==> flow/design.v <==
module stream_fifo #(
    parameter DATA_WIDTH = 32,
    parameter FIFO_LEN = 16
) (
    input logic ACLK,
    input logic ARESETn,
    input logic [DATA_WIDTH-1:0] data_i,
    input logic valid_i,
    output logic ready_o,
    output logic [DATA_WIDTH-1:0]  data_o,
    output logic valid_o,
    input logic ready_i
);
    localparam ADDR_WIDTH = $clog2(FIFO_LEN);
    logic [DATA_WIDTH-1:0] fifo_mem [FIFO_LEN];
    logic [ADDR_WIDTH-1:0] read_ptr, read_ptr_reg;
    logic [ADDR_WIDTH-1:0] write_ptr;
    logic [ADDR_WIDTH:0] count;
    assign data_o = fifo_mem[read_ptr];
    assign valid_o = (count > 0);
    assign ready_o = !(count == FIFO_LEN);
    always_ff @(posedge ACLK or negedge ARESETn) begin
        if (!ARESETn) begin
            read_ptr <= 0;
            write_ptr <= 0;
            count <= 0;
        end
        else begin
            if (valid_i && ready_o) begin
                write_ptr <= (write_ptr == (FIFO_LEN - 1)) ? 0 : write_ptr + 1;
            end
            if (valid_o && ready_i) begin
                read_ptr <= (read_ptr == (FIFO_LEN - 1)) ? 0 : read_ptr + 1;
            end
            if (valid_i && ready_o && !(valid_o && ready_i)) begin
                count <= count + 1;
            end
            else if (!(valid_i && ready_o) && (valid_o && ready_i)) begin
                count <= count - 1;
            end
        end
    end
    always @(posedge ACLK) begin
        if (valid_i && ready_o) begin
            fifo_mem[write_ptr] <= data_i;
        end
    end
endmodule
module algorithm_selector_XY #(
    parameter MAX_ROUTERS_X = 4,
    parameter MAX_ROUTERS_X_WIDTH
    = $clog2(MAX_ROUTERS_X),
    parameter MAX_ROUTERS_Y = 4,
    parameter MAX_ROUTERS_Y_WIDTH
    = $clog2(MAX_ROUTERS_Y),
    parameter ROUTER_X = 0,
    parameter ROUTER_Y = 0,
    parameter CHANNEL_NUMBER = 5
) (
    input  logic [MAX_ROUTERS_X_WIDTH-1:0] target_x_i,
    input  logic [MAX_ROUTERS_Y_WIDTH-1:0] target_y_i,
    output logic [CHANNEL_NUMBER-1:0]      selector_o
);
    assign selector_o[0] = ((target_x_i == ROUTER_X) && (target_y_i == ROUTER_Y));
    assign selector_o[1] = (target_y_i < ROUTER_Y);
    assign selector_o[2] = (target_x_i > ROUTER_X);
    assign selector_o[3] = (target_y_i > ROUTER_Y);
    assign selector_o[4] = (target_x_i < ROUTER_X);
endmodule
module arbiter #(
    parameter AXIS_DATA_WIDTH = 40,
    parameter ID_WIDTH = 4,
    parameter CHANNEL_NUMBER = 5,
    parameter CHANNEL_NUMBER_WIDTH
    = $clog2(CHANNEL_NUMBER),
    parameter MAX_ROUTERS_X = 4,
    parameter MAX_ROUTERS_X_WIDTH
    = $clog2(MAX_ROUTERS_X),
    parameter MAX_ROUTERS_Y = 4,
    parameter MAX_ROUTERS_Y_WIDTH
    = $clog2(MAX_ROUTERS_Y),
    parameter FLIT_WIDTH = AXIS_DATA_WIDTH + 2*(AXIS_DATA_WIDTH/8) + 1 + ID_WIDTH
) (
    input clk_i, rst_n_i,
    input  logic [CHANNEL_NUMBER*FLIT_WIDTH-1:0] in_data_i,
    input  logic [CHANNEL_NUMBER-1:0]            in_valid_i,
    output logic [CHANNEL_NUMBER-1:0]            in_ready_o,
    output logic [FLIT_WIDTH-1:0]                out_data_o,
    output logic                                 out_valid_o,
    input  logic                                 out_ready_i,
    output logic [CHANNEL_NUMBER_WIDTH-1:0] current_grant_o,
    output logic [MAX_ROUTERS_X_WIDTH-1:0] target_x_o,
    output logic [MAX_ROUTERS_Y_WIDTH-1:0] target_y_o
);
    localparam [ID_WIDTH-1:0] ROUTING_HEADER = '0;
    logic [MAX_ROUTERS_X_WIDTH-1:0] target_x_reg [CHANNEL_NUMBER];
    logic [MAX_ROUTERS_Y_WIDTH-1:0] target_y_reg [CHANNEL_NUMBER];
    logic [CHANNEL_NUMBER_WIDTH-1:0] next_grant;
    logic [CHANNEL_NUMBER_WIDTH-1:0] increment;
    logic [CHANNEL_NUMBER-1:0] valid_i;
    logic [CHANNEL_NUMBER*2 - 1:0] shifted_valid_i;
    logic [7:0] packages_left [CHANNEL_NUMBER];
    logic [ID_WIDTH-1:0] out_tid;
    logic [AXIS_DATA_WIDTH-1:0] out_tdata;
    logic out_is_header;
    assign out_tid   = out_data_o[ID_WIDTH-1:0];
    assign out_tdata = out_data_o[FLIT_WIDTH-1 -: AXIS_DATA_WIDTH];
    assign out_is_header = out_valid_o && (out_tid == ROUTING_HEADER);
    assign target_x_o = out_is_header ?
                        out_tdata[
                            MAX_ROUTERS_X_WIDTH+MAX_ROUTERS_Y_WIDTH-1:
                            MAX_ROUTERS_X_WIDTH
                        ] : target_x_reg[current_grant_o];
    assign target_y_o = out_is_header ?
                        out_tdata[
                            MAX_ROUTERS_X_WIDTH-1:0
                        ] : target_y_reg[current_grant_o];
    assign valid_i = in_valid_i;
    assign shifted_valid_i = {valid_i, valid_i} >> current_grant_o;
    always_ff @(posedge clk_i or negedge rst_n_i) begin
        if (!rst_n_i) begin
            current_grant_o <= '0;
            for (int i = 0; i < CHANNEL_NUMBER; i++) begin
                packages_left[i] <= '0;
                target_x_reg[i]  <= '0;
                target_y_reg[i]  <= '0;
            end
        end
        else begin
            if (out_is_header) begin
                packages_left[current_grant_o] <= out_tdata[
                    (MAX_ROUTERS_X_WIDTH+MAX_ROUTERS_Y_WIDTH) * 2
                    +8-1:
                    (MAX_ROUTERS_X_WIDTH+MAX_ROUTERS_Y_WIDTH) * 2
                ];
                target_y_reg[current_grant_o] <= out_tdata[
                    MAX_ROUTERS_X_WIDTH-1:0
                ];
                target_x_reg[current_grant_o] <= out_tdata[
                    MAX_ROUTERS_X_WIDTH+MAX_ROUTERS_Y_WIDTH-1:
                    MAX_ROUTERS_X_WIDTH
                ];
            end
            else begin
                packages_left[current_grant_o] <= packages_left[current_grant_o] - {7'd0, (in_ready_o[current_grant_o] & out_valid_o)};
            end
            if (!in_ready_o[current_grant_o] || !out_valid_o || (packages_left[current_grant_o] == 1 && out_valid_o && in_ready_o[current_grant_o])) begin
                current_grant_o <= next_grant;
            end
        end
    end
    always_comb begin
        next_grant = current_grant_o;
        increment = 0;
        for (int i = CHANNEL_NUMBER-1; i > 0; i--) begin
            if (shifted_valid_i[i]) begin
                increment = i;
            end
        end
        next_grant = ({29'd0, next_grant} + {29'd0, increment}) >= CHANNEL_NUMBER ?
        (next_grant + increment - CHANNEL_NUMBER):
        (next_grant + increment);
    end
    always_comb begin
        in_ready_o = '0;
        out_data_o  = in_data_i[current_grant_o*FLIT_WIDTH +: FLIT_WIDTH];
        out_valid_o = in_valid_i[current_grant_o];
        in_ready_o[current_grant_o] = out_ready_i;
    end
endmodule
module algorithm #(
    parameter AXIS_DATA_WIDTH = 40,
    parameter ID_WIDTH = 4,
    parameter CHANNEL_NUMBER = 5,
    parameter CHANNEL_NUMBER_WIDTH
    = $clog2(CHANNEL_NUMBER),
    parameter MAX_ROUTERS_X = 4,
    parameter MAX_ROUTERS_X_WIDTH
    = $clog2(MAX_ROUTERS_X),
    parameter MAX_ROUTERS_Y = 4,
    parameter MAX_ROUTERS_Y_WIDTH
    = $clog2(MAX_ROUTERS_Y),
    parameter ROUTER_X = 0,
    parameter ROUTER_Y = 0,
    parameter FLIT_WIDTH = AXIS_DATA_WIDTH + 2*(AXIS_DATA_WIDTH/8) + 1 + ID_WIDTH
) (
    input clk_i, rst_n_i,
    input  logic [FLIT_WIDTH-1:0]                in_data_i,
    input  logic                                 in_valid_i,
    output logic                                 in_ready_o,
    output logic [CHANNEL_NUMBER*FLIT_WIDTH-1:0] out_data_o,
    output logic [CHANNEL_NUMBER-1:0]            out_valid_o,
    input  logic [CHANNEL_NUMBER-1:0]            out_ready_i,
    input logic [MAX_ROUTERS_X_WIDTH-1:0] target_x_i,
    input logic [MAX_ROUTERS_Y_WIDTH-1:0] target_y_i
);
    localparam [ID_WIDTH-1:0] ROUTING_HEADER = '0;
    logic [CHANNEL_NUMBER_WIDTH-1:0] ctrl;
    logic [CHANNEL_NUMBER-1:0] selector;
    logic [CHANNEL_NUMBER-1:0] busy;
    logic [CHANNEL_NUMBER-1:0] busy_next;
    logic in_is_header;
    logic in_tlast;
    logic pass;
    assign in_is_header = (in_data_i[ID_WIDTH-1:0] == ROUTING_HEADER);
    assign in_tlast     = in_data_i[ID_WIDTH];
    algorithm_selector_XY #(
       .MAX_ROUTERS_X(MAX_ROUTERS_X),
       .MAX_ROUTERS_Y(MAX_ROUTERS_Y),
       .ROUTER_X(ROUTER_X),
       .ROUTER_Y(ROUTER_Y),
       .CHANNEL_NUMBER(CHANNEL_NUMBER)
    ) algorithm_selector (
        .target_x_i(target_x_i),
        .target_y_i(target_y_i),
        .selector_o(selector)
    );
    always_comb begin
        ctrl = '0;
        for (int i = 0; i < CHANNEL_NUMBER; i++) begin
            if(selector[CHANNEL_NUMBER - 1 - i]) begin
                ctrl = CHANNEL_NUMBER - 1 - i;
            end
        end
    end
    assign pass = !in_is_header || !busy[ctrl];
    always_comb begin
        out_data_o  = '0;
        out_valid_o = '0;
        in_ready_o  = pass ? out_ready_i[ctrl] : 1'b0;
        out_data_o[ctrl*FLIT_WIDTH +: FLIT_WIDTH] = pass ? in_data_i : '0;
        out_valid_o[ctrl] = pass ? in_valid_i : 1'b0;
    end
    always_ff @(posedge clk_i or negedge rst_n_i) begin
        if(!rst_n_i) begin
            busy <= '0;
        end else begin
            busy <= busy_next;
        end
    end
    always_comb begin
        busy_next = busy;
        if (in_valid_i && in_is_header) begin
            busy_next[ctrl] = out_ready_i[ctrl] ? 1'b1 : busy[ctrl];
        end
        else if (in_valid_i) begin
            if (in_tlast && out_ready_i[ctrl]) begin
                busy_next[ctrl] = 1'b0;
            end
        end
    end
endmodule
module router #(
    parameter AXIS_DATA_WIDTH = 40,
    parameter ID_WIDTH = 4,
    parameter CHANNEL_NUMBER = 5,
    parameter BUFFER_LENGTH = 8,
    parameter MAX_ROUTERS_X = 4,
    parameter MAX_ROUTERS_X_WIDTH
    = $clog2(MAX_ROUTERS_X),
    parameter MAX_ROUTERS_Y = 4,
    parameter MAX_ROUTERS_Y_WIDTH
    = $clog2(MAX_ROUTERS_Y),
    parameter ROUTER_X = 1,
    parameter ROUTER_Y = 2,
    parameter STRB_WIDTH = AXIS_DATA_WIDTH/8
)(
    input  clk_i, rst_n_i,
    input  logic [CHANNEL_NUMBER*AXIS_DATA_WIDTH-1:0] in_tdata_i,
    input  logic [CHANNEL_NUMBER*STRB_WIDTH-1:0]      in_tstrb_i,
    input  logic [CHANNEL_NUMBER*STRB_WIDTH-1:0]      in_tkeep_i,
    input  logic [CHANNEL_NUMBER-1:0]                 in_tlast_i,
    input  logic [CHANNEL_NUMBER*ID_WIDTH-1:0]        in_tid_i,
    input  logic [CHANNEL_NUMBER-1:0]                 in_tvalid_i,
    output logic [CHANNEL_NUMBER-1:0]                 in_tready_o,
    output logic [CHANNEL_NUMBER*AXIS_DATA_WIDTH-1:0] out_tdata_o,
    output logic [CHANNEL_NUMBER*STRB_WIDTH-1:0]      out_tstrb_o,
    output logic [CHANNEL_NUMBER*STRB_WIDTH-1:0]      out_tkeep_o,
    output logic [CHANNEL_NUMBER-1:0]                 out_tlast_o,
    output logic [CHANNEL_NUMBER*ID_WIDTH-1:0]        out_tid_o,
    output logic [CHANNEL_NUMBER-1:0]                 out_tvalid_o,
    input  logic [CHANNEL_NUMBER-1:0]                 out_tready_i
);
    localparam FLIT_WIDTH = AXIS_DATA_WIDTH + 2*STRB_WIDTH + 1 + ID_WIDTH;
    logic [CHANNEL_NUMBER*FLIT_WIDTH-1:0] in_flit;
    logic [CHANNEL_NUMBER*FLIT_WIDTH-1:0] queue_o_data;
    logic [CHANNEL_NUMBER-1:0]            queue_o_valid;
    logic [CHANNEL_NUMBER-1:0]            queue_o_ready;
    logic [FLIT_WIDTH-1:0] arbiter_o_data;
    logic                  arbiter_o_valid;
    logic                  arbiter_o_ready;
    logic [CHANNEL_NUMBER*FLIT_WIDTH-1:0] out_flit;
    logic [MAX_ROUTERS_X_WIDTH-1:0] target_x;
    logic [MAX_ROUTERS_Y_WIDTH-1:0] target_y;
    generate
        genvar i;
        for (i = 0; i < CHANNEL_NUMBER; i++) begin : gen_fifos
            assign in_flit[i*FLIT_WIDTH +: FLIT_WIDTH] = {
                in_tdata_i[i*AXIS_DATA_WIDTH +: AXIS_DATA_WIDTH],
                in_tstrb_i[i*STRB_WIDTH +: STRB_WIDTH],
                in_tkeep_i[i*STRB_WIDTH +: STRB_WIDTH],
                in_tlast_i[i],
                in_tid_i[i*ID_WIDTH +: ID_WIDTH]
            };
            assign {
                out_tdata_o[i*AXIS_DATA_WIDTH +: AXIS_DATA_WIDTH],
                out_tstrb_o[i*STRB_WIDTH +: STRB_WIDTH],
                out_tkeep_o[i*STRB_WIDTH +: STRB_WIDTH],
                out_tlast_o[i],
                out_tid_o[i*ID_WIDTH +: ID_WIDTH]
            } = out_flit[i*FLIT_WIDTH +: FLIT_WIDTH];
            stream_fifo #(
                .DATA_WIDTH(FLIT_WIDTH),
                .FIFO_LEN(BUFFER_LENGTH)
            ) q (
                .ACLK(clk_i),
                .ARESETn(rst_n_i),
                .data_i(in_flit[i*FLIT_WIDTH +: FLIT_WIDTH]),
                .valid_i(in_tvalid_i[i]),
                .ready_o(in_tready_o[i]),
                .data_o(queue_o_data[i*FLIT_WIDTH +: FLIT_WIDTH]),
                .valid_o(queue_o_valid[i]),
                .ready_i(queue_o_ready[i])
            );
        end
    endgenerate
    arbiter #(
        .AXIS_DATA_WIDTH(AXIS_DATA_WIDTH),
        .ID_WIDTH(ID_WIDTH),
        .CHANNEL_NUMBER(CHANNEL_NUMBER),
        .MAX_ROUTERS_X(MAX_ROUTERS_X),
        .MAX_ROUTERS_Y(MAX_ROUTERS_Y)
    ) arb (
        .clk_i(clk_i), .rst_n_i(rst_n_i),
        .in_data_i(queue_o_data),
        .in_valid_i(queue_o_valid),
        .in_ready_o(queue_o_ready),
        .out_data_o(arbiter_o_data),
        .out_valid_o(arbiter_o_valid),
        .out_ready_i(arbiter_o_ready),
        .current_grant_o(),
        .target_x_o(target_x),
        .target_y_o(target_y)
    );
    algorithm #(
        .AXIS_DATA_WIDTH(AXIS_DATA_WIDTH),
        .ID_WIDTH(ID_WIDTH),
        .CHANNEL_NUMBER(CHANNEL_NUMBER),
        .MAX_ROUTERS_X(MAX_ROUTERS_X),
        .MAX_ROUTERS_Y(MAX_ROUTERS_Y),
        .ROUTER_X(ROUTER_X),
        .ROUTER_Y(ROUTER_Y)
    ) alg (
        .clk_i(clk_i), .rst_n_i(rst_n_i),
        .in_data_i(arbiter_o_data),
        .in_valid_i(arbiter_o_valid),
        .in_ready_o(arbiter_o_ready),
        .out_data_o(out_flit),
        .out_valid_o(out_tvalid_o),
        .out_ready_i(out_tready_i),
        .target_x_i(target_x),
        .target_y_i(target_y)
    );
endmodule
### Reports on router

What the tools print for router, step after step.
Line numbers count from 1 in the design file above.
Operators carry their Yosys type and port widths (W data, S select, Z words).
Library cell names are shortened.
Not given: -

| design | value |
|---|---|
| top module | router |
| clock input | clk_i |
| library | sky130hd |
| corner | tt_025C_1v80 |

### After elaboration

Counts by Yosys on the flattened word-level netlist (proc, flatten, opt, wreduce). Print and check cells are left out.
Memory sizes are those after Yosys's memory passes, which may raise the word count (mostly to a power of two), join words into wider ones and drop unused or constant bits.

| bit counts | value |
|---|---|
| register bits after elaboration | 118 |
| bits in latches | 0 |
| RAM bits | 2200 |
| ROM bits | 0 |
| word width x clocked read ports | 0 |
| memories kept | 5 |
| input bits | 287 |
| output and inout bits | 285 |
| word-level cells | 250 |

Memory list:

| name | depth | bits a word | read ports | wr ports | RTL line | text |
|---|---|---|---|---|---|---|
| gen_fifos[0].q.fifo_mem | 8 | 55 | 1 | 1 | 15 | `logic [DATA_WIDTH-1:0] fifo_mem [FIFO_LEN];` |
| gen_fifos[1].q.fifo_mem | 8 | 55 | 1 | 1 | 15 |  |
| gen_fifos[2].q.fifo_mem | 8 | 55 | 1 | 1 | 15 |  |
| gen_fifos[3].q.fifo_mem | 8 | 55 | 1 | 1 | 15 |  |
| gen_fifos[4].q.fifo_mem | 8 | 55 | 1 | 1 | 15 |  |

| cells by class | value |
|---|---|
| $add $sub $neg | 27 |
| $mul | 2 |
| divide/modulo/power cells | 0 |
| order comparisons | 10 |
| equality and inequality tests | 22 |
| shift-type cells | 12 |
| mux-type cells | 73 |
| bitwise operators | 5 |
| reductions and logical operators | 62 |

Operators by type and width:

| kind | count |
|---|---|
| $mux W55 | 6 |
| $shiftx A275 B32 Y55 | 1 |
| $shift A55 B33 Y275 | 1 |
| $mux W8 | 16 |
| $mux W3 | 25 |
| $mul A3 B6 Y9 const B | 2 |
| $pmux W8 S5 | 1 |
| $mux W4 | 10 |
| $eq A3 B3 Y1 const B | 11 |
| $neg A32 Y33 | 1 |
| $ge A32 B3 Y1 const B | 1 |
| $add A3 B1 Y3 const B | 10 |
| $logic_and A1 B1 Y1 | 25 |
| $add A4 B1 Y4 const B | 5 |
| $sub A4 B1 Y4 const B | 5 |
| $gt A4 B1 Y1 const B | 5 |
| $eq A4 B4 Y1 const B | 5 |
| $shiftx A5 B3 Y1 | 4 |
| $pmux W2 S5 | 2 |
| $logic_not A1 Y1 | 19 |
| $shift A1 B4 Y5 | 3 |
| $mux W5 | 3 |
| $reduce_bool A2 Y1 | 7 |
| $reduce_and A2 Y1 | 6 |
| $shift A1 B4 Y5 const A | 2 |
| $shr A10 B3 Y5 | 1 |
| $or A5 B5 Y5 | 2 |
| $neg A3 Y4 | 2 |

Other operator kinds: 21; their cells: 32.

### Logic depth

Depth = most cells in a row (Yosys ltp): at word level without a register or memory, in the mapped netlist without a sequential cell, where the memories' decode and read muxes count.

| depth | value |
|---|---|
| depth after elaboration | 21 |
| ABC_AREA | 1 |
| mapped depth | 38 |
| depth with buffers taken out | 34 |

### Netlist

The flow's flattened synthesis, as Yosys stat reports it; memories are mapped. The netlist is that of the ABC_AREA named above (0 if unset); the other value can give another one.
The area totals of this step are shown rounded.

Cells by type:

| cell type | count | total area (um2) |
|---|---|---|
| edfxtp_1 | 2200 | 6.61E+04 |
| nand2_1 | 1337 | 5.02E+03 |
| nor2_1 | 957 | 3.59E+03 |
| dfrtp_1 | 118 | 2.95E+03 |
| o21ai_0 | 585 | 2.93E+03 |
| a21oi_1 | 533 | 2.67E+03 |
| o221ai_1 | 171 | 1.5E+03 |
| clkbuf_1 | 391 | 1.47E+03 |
| nand3_1 | 264 | 1.32E+03 |
| a221oi_1 | 115 | 1.01E+03 |
| a32o_1 | 86 | 860.826 |
| a22oi_1 | 94 | 705.677 |
| ha_1 | 51 | 638.112 |
| o211ai_1 | 79 | 593.069 |
| inv_1 | 134 | 502.982 |
| buf_2 | 70 | 350.336 |
| o311ai_0 | 40 | 350.336 |
| o21ai_1 | 48 | 240.23 |

Other cell types: 35; their cells: 290.

| synthesis totals | value |
|---|---|
| mapped cells | 7563 |
| chip area (Yosys) | 95000 um2 |
| sequential part of the area | 69000 um2 |
| flip-flops | 2318 |
| buffers | 537 |

### Worst setup path after synthesis

OpenSTA on the mapped netlist: ideal clock, no wires. The path of least setup slack (recovery checks aside). Input and output delay are each 20% of the period. Register names are those of the netlist, which keeps one name where synthesis merged equal registers.

| path after synthesis | value |
|---|---|
| kind | reg2out |
| from | register arb.current_grant_o[0] |
| to | output out_tdata_o[141] |
| period | 7500 ps |
| external output delay | 1500 ps |
| launch time at the first pin | 0 ps |
| arrival | 4641 ps |
| data required time | 6000 ps |
| setup slack | 1359 ps |
| path delay | 4641 ps |
| stages on the path | 26 |
| buffers on the path | 9 |
| period reached after synthesis | 6141 ps |

"path delay" = arrival - input delay + setup time.
At an output port there is no setup time.
"stages on the path": output pins that drive a net of the path, with the launching flip-flop's if there is one; two outputs of one cell count as two.
"period reached after synthesis" = period - worst setup slack (recovery checks aside). The figure is calculated, with input and output delays left at 20% of the set period.
Between the ends stands the longest chain of elaborated cells between them, by number of cells; it is not shown to be the way that was timed. Of several equally long chains one is given.
A line is the first line of the expression or statement that the cell stems from. Yosys adds cells for indexed reads and writes and turns some case tables into memories.

| on the way, after synthesis | value |
|---|---|
| path through | dfrtp_1 > inv_2 > clkbuf_1 > clkbuf_1 > clkbuf_1 > clkbuf_1 > ha_1 > ha_1 > clkbuf_1 > a22o_1 > o21ai_1 > inv_1 > a221oi_1 > nand2_1 > nand2_1 > nand2_1 > nand2_1 > buf_6 > inv_1 > clkbuf_1 > ha_1 > xnor2_1 > nand2_1 > buf_2 > clkbuf_1 > nor2_1 |
| cells in the longest elaborated chain | 16 |
| elaborated cells between the ends (all ways) | 34 |
| those cells by class | add/sub (1); mul (2); compare (4); eq/ne (6); shift (4); mux (10); reduce/logical (7) |

RTL lines, path after synthesis:

| element | RTL line | text |
|---|---|---|
| from (decl) | 91 | `output logic [CHANNEL_NUMBER_WIDTH-1:0] current_grant_o,` |
| from (assign) | 122 | `current_grant_o <= '0;` |
| from (assign) | 148 | `current_grant_o <= next_grant;` |
| $mul A3 B6 Y9 | 166 | `out_data_o  = in_data_i[current_grant_o*FLIT_WIDTH +: FLIT_WIDTH];` |
| $shiftx A275 B32 Y55 | 166 |  |
| $logic_not A4 Y1 | 108 | `assign out_is_header = out_valid_o && (out_tid == ROUTING_HEADER);` |
| $logic_and A1 B1 Y1 | 108 |  |
| $mux W2 | 109 |  |
| $lt A2 B1 Y1 | 68 |  |
| $mux W3 (5 in a row) | 221 | `if(selector[CHANNEL_NUMBER - 1 - i]) begin` |
| $shiftx A5 B3 Y1 | 226 | `assign pass = !in_is_header \|\| !busy[ctrl];` |
| $logic_not A1 Y1 | 226 |  |
| $logic_or A1 B1 Y1 | 226 |  |
| $mux W55 | 231 | `out_data_o[ctrl*FLIT_WIDTH +: FLIT_WIDTH] = pass ? in_data_i : '0;` |
| $shift A55 B33 Y275 | 231 |  |
| to (decl) | 276 | `output logic [CHANNEL_NUMBER*AXIS_DATA_WIDTH-1:0] out_tdata_o,` |

### Path in the finished layout

Path of least setup slack in the final report of record 1 (OpenROAD, finished layout, wires in). Where an end is a register, its clock arrival counts in the times.
The report prints the path's times to 10 ps; the period is as set.

| path after layout | value |
|---|---|
| kind | reg2out |
| from | register gen_fifos[1].q.read_ptr[0] |
| to | output out_tdata_o[78] |
| period | 4160 ps |
| external output delay | 830 ps |
| launch time at the first pin | 850 ps |
| arrival | 4930 ps |
| data required time | 3330 ps |
| setup slack | -1610 ps |
| stages on the path | 29 |
| buffers on the path | 11 |

Between the ends stands the longest chain of elaborated cells between them, by number of cells; it is not shown to be the way that was timed. Of several equally long chains one is given.
A memory read counts as a cell of the chain, while the word-level depth stops at memories.

| on the way, after layout | value |
|---|---|
| path through | dfrtp_4 > buf_12 > buf_16 > buf_4 > nand2_1 > nand3_1 > nand3_1 > nand3_1 > buf_4 > nand2_1 > a31oi_1 > buf_4 > a21oi_4 > nand4_1 > nand2_1 > nand2_1 > nor2_4 > nand2_2 > nand4_4 > buf_12 > buf_12 > buf_12 > nand2_8 > nor2_4 > nand2_2 > buf_6 > nor2_4 > buf_12 > buf_12 |
| cells in the longest elaborated chain | 16 |
| elaborated cells between the ends (all ways) | 26 |
| those cells by class | add/sub (1); mul (1); compare (4); eq/ne (2); shift (3); mux (8); reduce/logical (6); memory (1) |

RTL lines, path after layout:

| element | RTL line | text |
|---|---|---|
| from (decl) | 16 | `logic [ADDR_WIDTH-1:0] read_ptr, read_ptr_reg;` |
| from (assign) | 24 | `read_ptr <= 0;` |
| from (assign) | 33 | `read_ptr <= (read_ptr == (FIFO_LEN - 1)) ? 0 : read_ptr + 1;` |
| $mem_v2 Z8 W55 | 15 | `logic [DATA_WIDTH-1:0] fifo_mem [FIFO_LEN];` |
| $shiftx A275 B32 Y55 | 166 | `out_data_o  = in_data_i[current_grant_o*FLIT_WIDTH +: FLIT_WIDTH];` |
| $logic_not A4 Y1 | 108 | `assign out_is_header = out_valid_o && (out_tid == ROUTING_HEADER);` |
| $logic_and A1 B1 Y1 | 108 |  |
| $mux W2 | 109 |  |
| $lt A2 B1 Y1 | 68 |  |
| $mux W3 (5 in a row) | 221 | `if(selector[CHANNEL_NUMBER - 1 - i]) begin` |
| $shiftx A5 B3 Y1 | 226 | `assign pass = !in_is_header \|\| !busy[ctrl];` |
| $logic_not A1 Y1 | 226 |  |
| $logic_or A1 B1 Y1 | 226 |  |
| $mux W55 | 231 | `out_data_o[ctrl*FLIT_WIDTH +: FLIT_WIDTH] = pass ? in_data_i : '0;` |
| $shift A55 B33 Y275 | 231 |  |
| to (decl) | 276 | `output logic [CHANNEL_NUMBER*AXIS_DATA_WIDTH-1:0] out_tdata_o,` |

==> results <==
Below are 6 stored runs of the flow (Yosys, OpenROAD; platform sky130hd) on router, each with its settings and what was measured, unordered. Constraints: input delay and output delay 20% of the set period each, output load 0.01 pF.
"achieved period": clock period set for the run, less the worst setup slack. It is reckoned from that one timing run; input and output delays stay at 20% of the period that was set.
"allowed time less slack (worst setup path)": the worst setup path's part of the clock period (all of it between registers, 20% less for each end at a port) less its slack. A launch clock that arrives late makes it longer, a capture clock that arrives late makes it shorter.
"allowed time less slack (worst setup path)" is known to 10 ps.
The measured numbers are rounded.
Settings: n/a = not set for that run.
A result given as n/a is not shown for that run.

| run name | ABC_AREA | CELL_PAD_IN_SITES_DETAIL_PLACEMENT | CORE_ASPECT_RATIO | CORE_MARGIN | CORE_UTILIZATION | CTS_CLUSTER_DIAMETER | CTS_CLUSTER_SIZE | MIN_ROUTING_LAYER | PLACE_DENSITY_LB_ADDON | SETUP_SLACK_MARGIN | SLEW_MARGIN | period_ns | CAP_MARGIN | CELL_PAD_IN_SITES_GLOBAL_PLACEMENT | GPL_ROUTABILITY_DRIVEN | MAX_ROUTING_LAYER | HOLD_SLACK_MARGIN | GPL_TIMING_DRIVEN | PLACE_DENSITY | TNS_END_PERCENT | achieved period (ps) | area of the die (um2) | setup slack of the critical path (ps) | allowed time less slack (worst setup path) (ps) | class of the worst setup path | worst hold slack in the final report (ps) | synthesized cell area (um2) | std-cell area (final layout) (um2) | total negative slack (ps) | utilization after routing (%) |
|---|---|---|---|---|---|---|---|---|---|---|---|---|---|---|---|---|---|---|---|---|---|---|---|---|---|---|---|---|---|---|
| record 1 | 1 | 1 | 1.9 | 3 | 25 | 132 | 47 | met1 | 0.26 | 0.55 | 40 | 4.16 | 20 | n/a | n/a | n/a | n/a | n/a | n/a | n/a | 5766 | 390000 | -1600 | 4930 | reg2out | 520 | 95000 | 120000 | -450000 | 32 |
| record 2 | 1 | n/a | 1.31 | 2 | 71 | n/a | 32 | met1 | 0.05 | 3.1 | 20 | 11.4 | 0 | 2 | 0 | met5 | n/a | n/a | n/a | n/a | n/a | n/a | n/a | n/a | n/a | n/a | n/a | n/a | n/a | n/a |
| record 3 | 1 | n/a | 1.35 | 2 | 29 | n/a | n/a | n/a | 0.17 | n/a | 15 | 7.5 | 20 | 2 | n/a | n/a | 0.09 | n/a | n/a | n/a | 7364 | 330000 | 140 | 5860 | reg2out | 480 | 95000 | 120000 | 0 | 35 |
| record 4 | 1 | n/a | 1.35 | 2 | 62 | n/a | n/a | n/a | n/a | n/a | 20 | 7.5 | 20 | n/a | n/a | n/a | n/a | n/a | n/a | n/a | 7425 | 160000 | 75 | 5920 | reg2out | 490 | 95000 | 110000 | 0 | 72 |
| record 5 | n/a | n/a | 1.47 | 5 | 23 | 223 | 48 | met2 | n/a | 1.48 | 0 | 7.5 | 20 | n/a | 0 | met4 | n/a | 1 | 0.4 | n/a | 6811 | 420000 | 690 | 5310 | reg2out | 500 | 92000 | 110000 | 0 | 28 |
| record 6 | 0 | n/a | 1.35 | 4 | 55 | 314 | n/a | met2 | 0.17 | n/a | 15 | 7.5 | 20 | 2 | n/a | n/a | -0.09 | 0 | n/a | 5 | 7680 | 170000 | -180 | 6180 | reg2out | 480 | 92000 | 110000 | -1500 | 67 |

Record 2: stopped before the end: placement reported FLW-0024
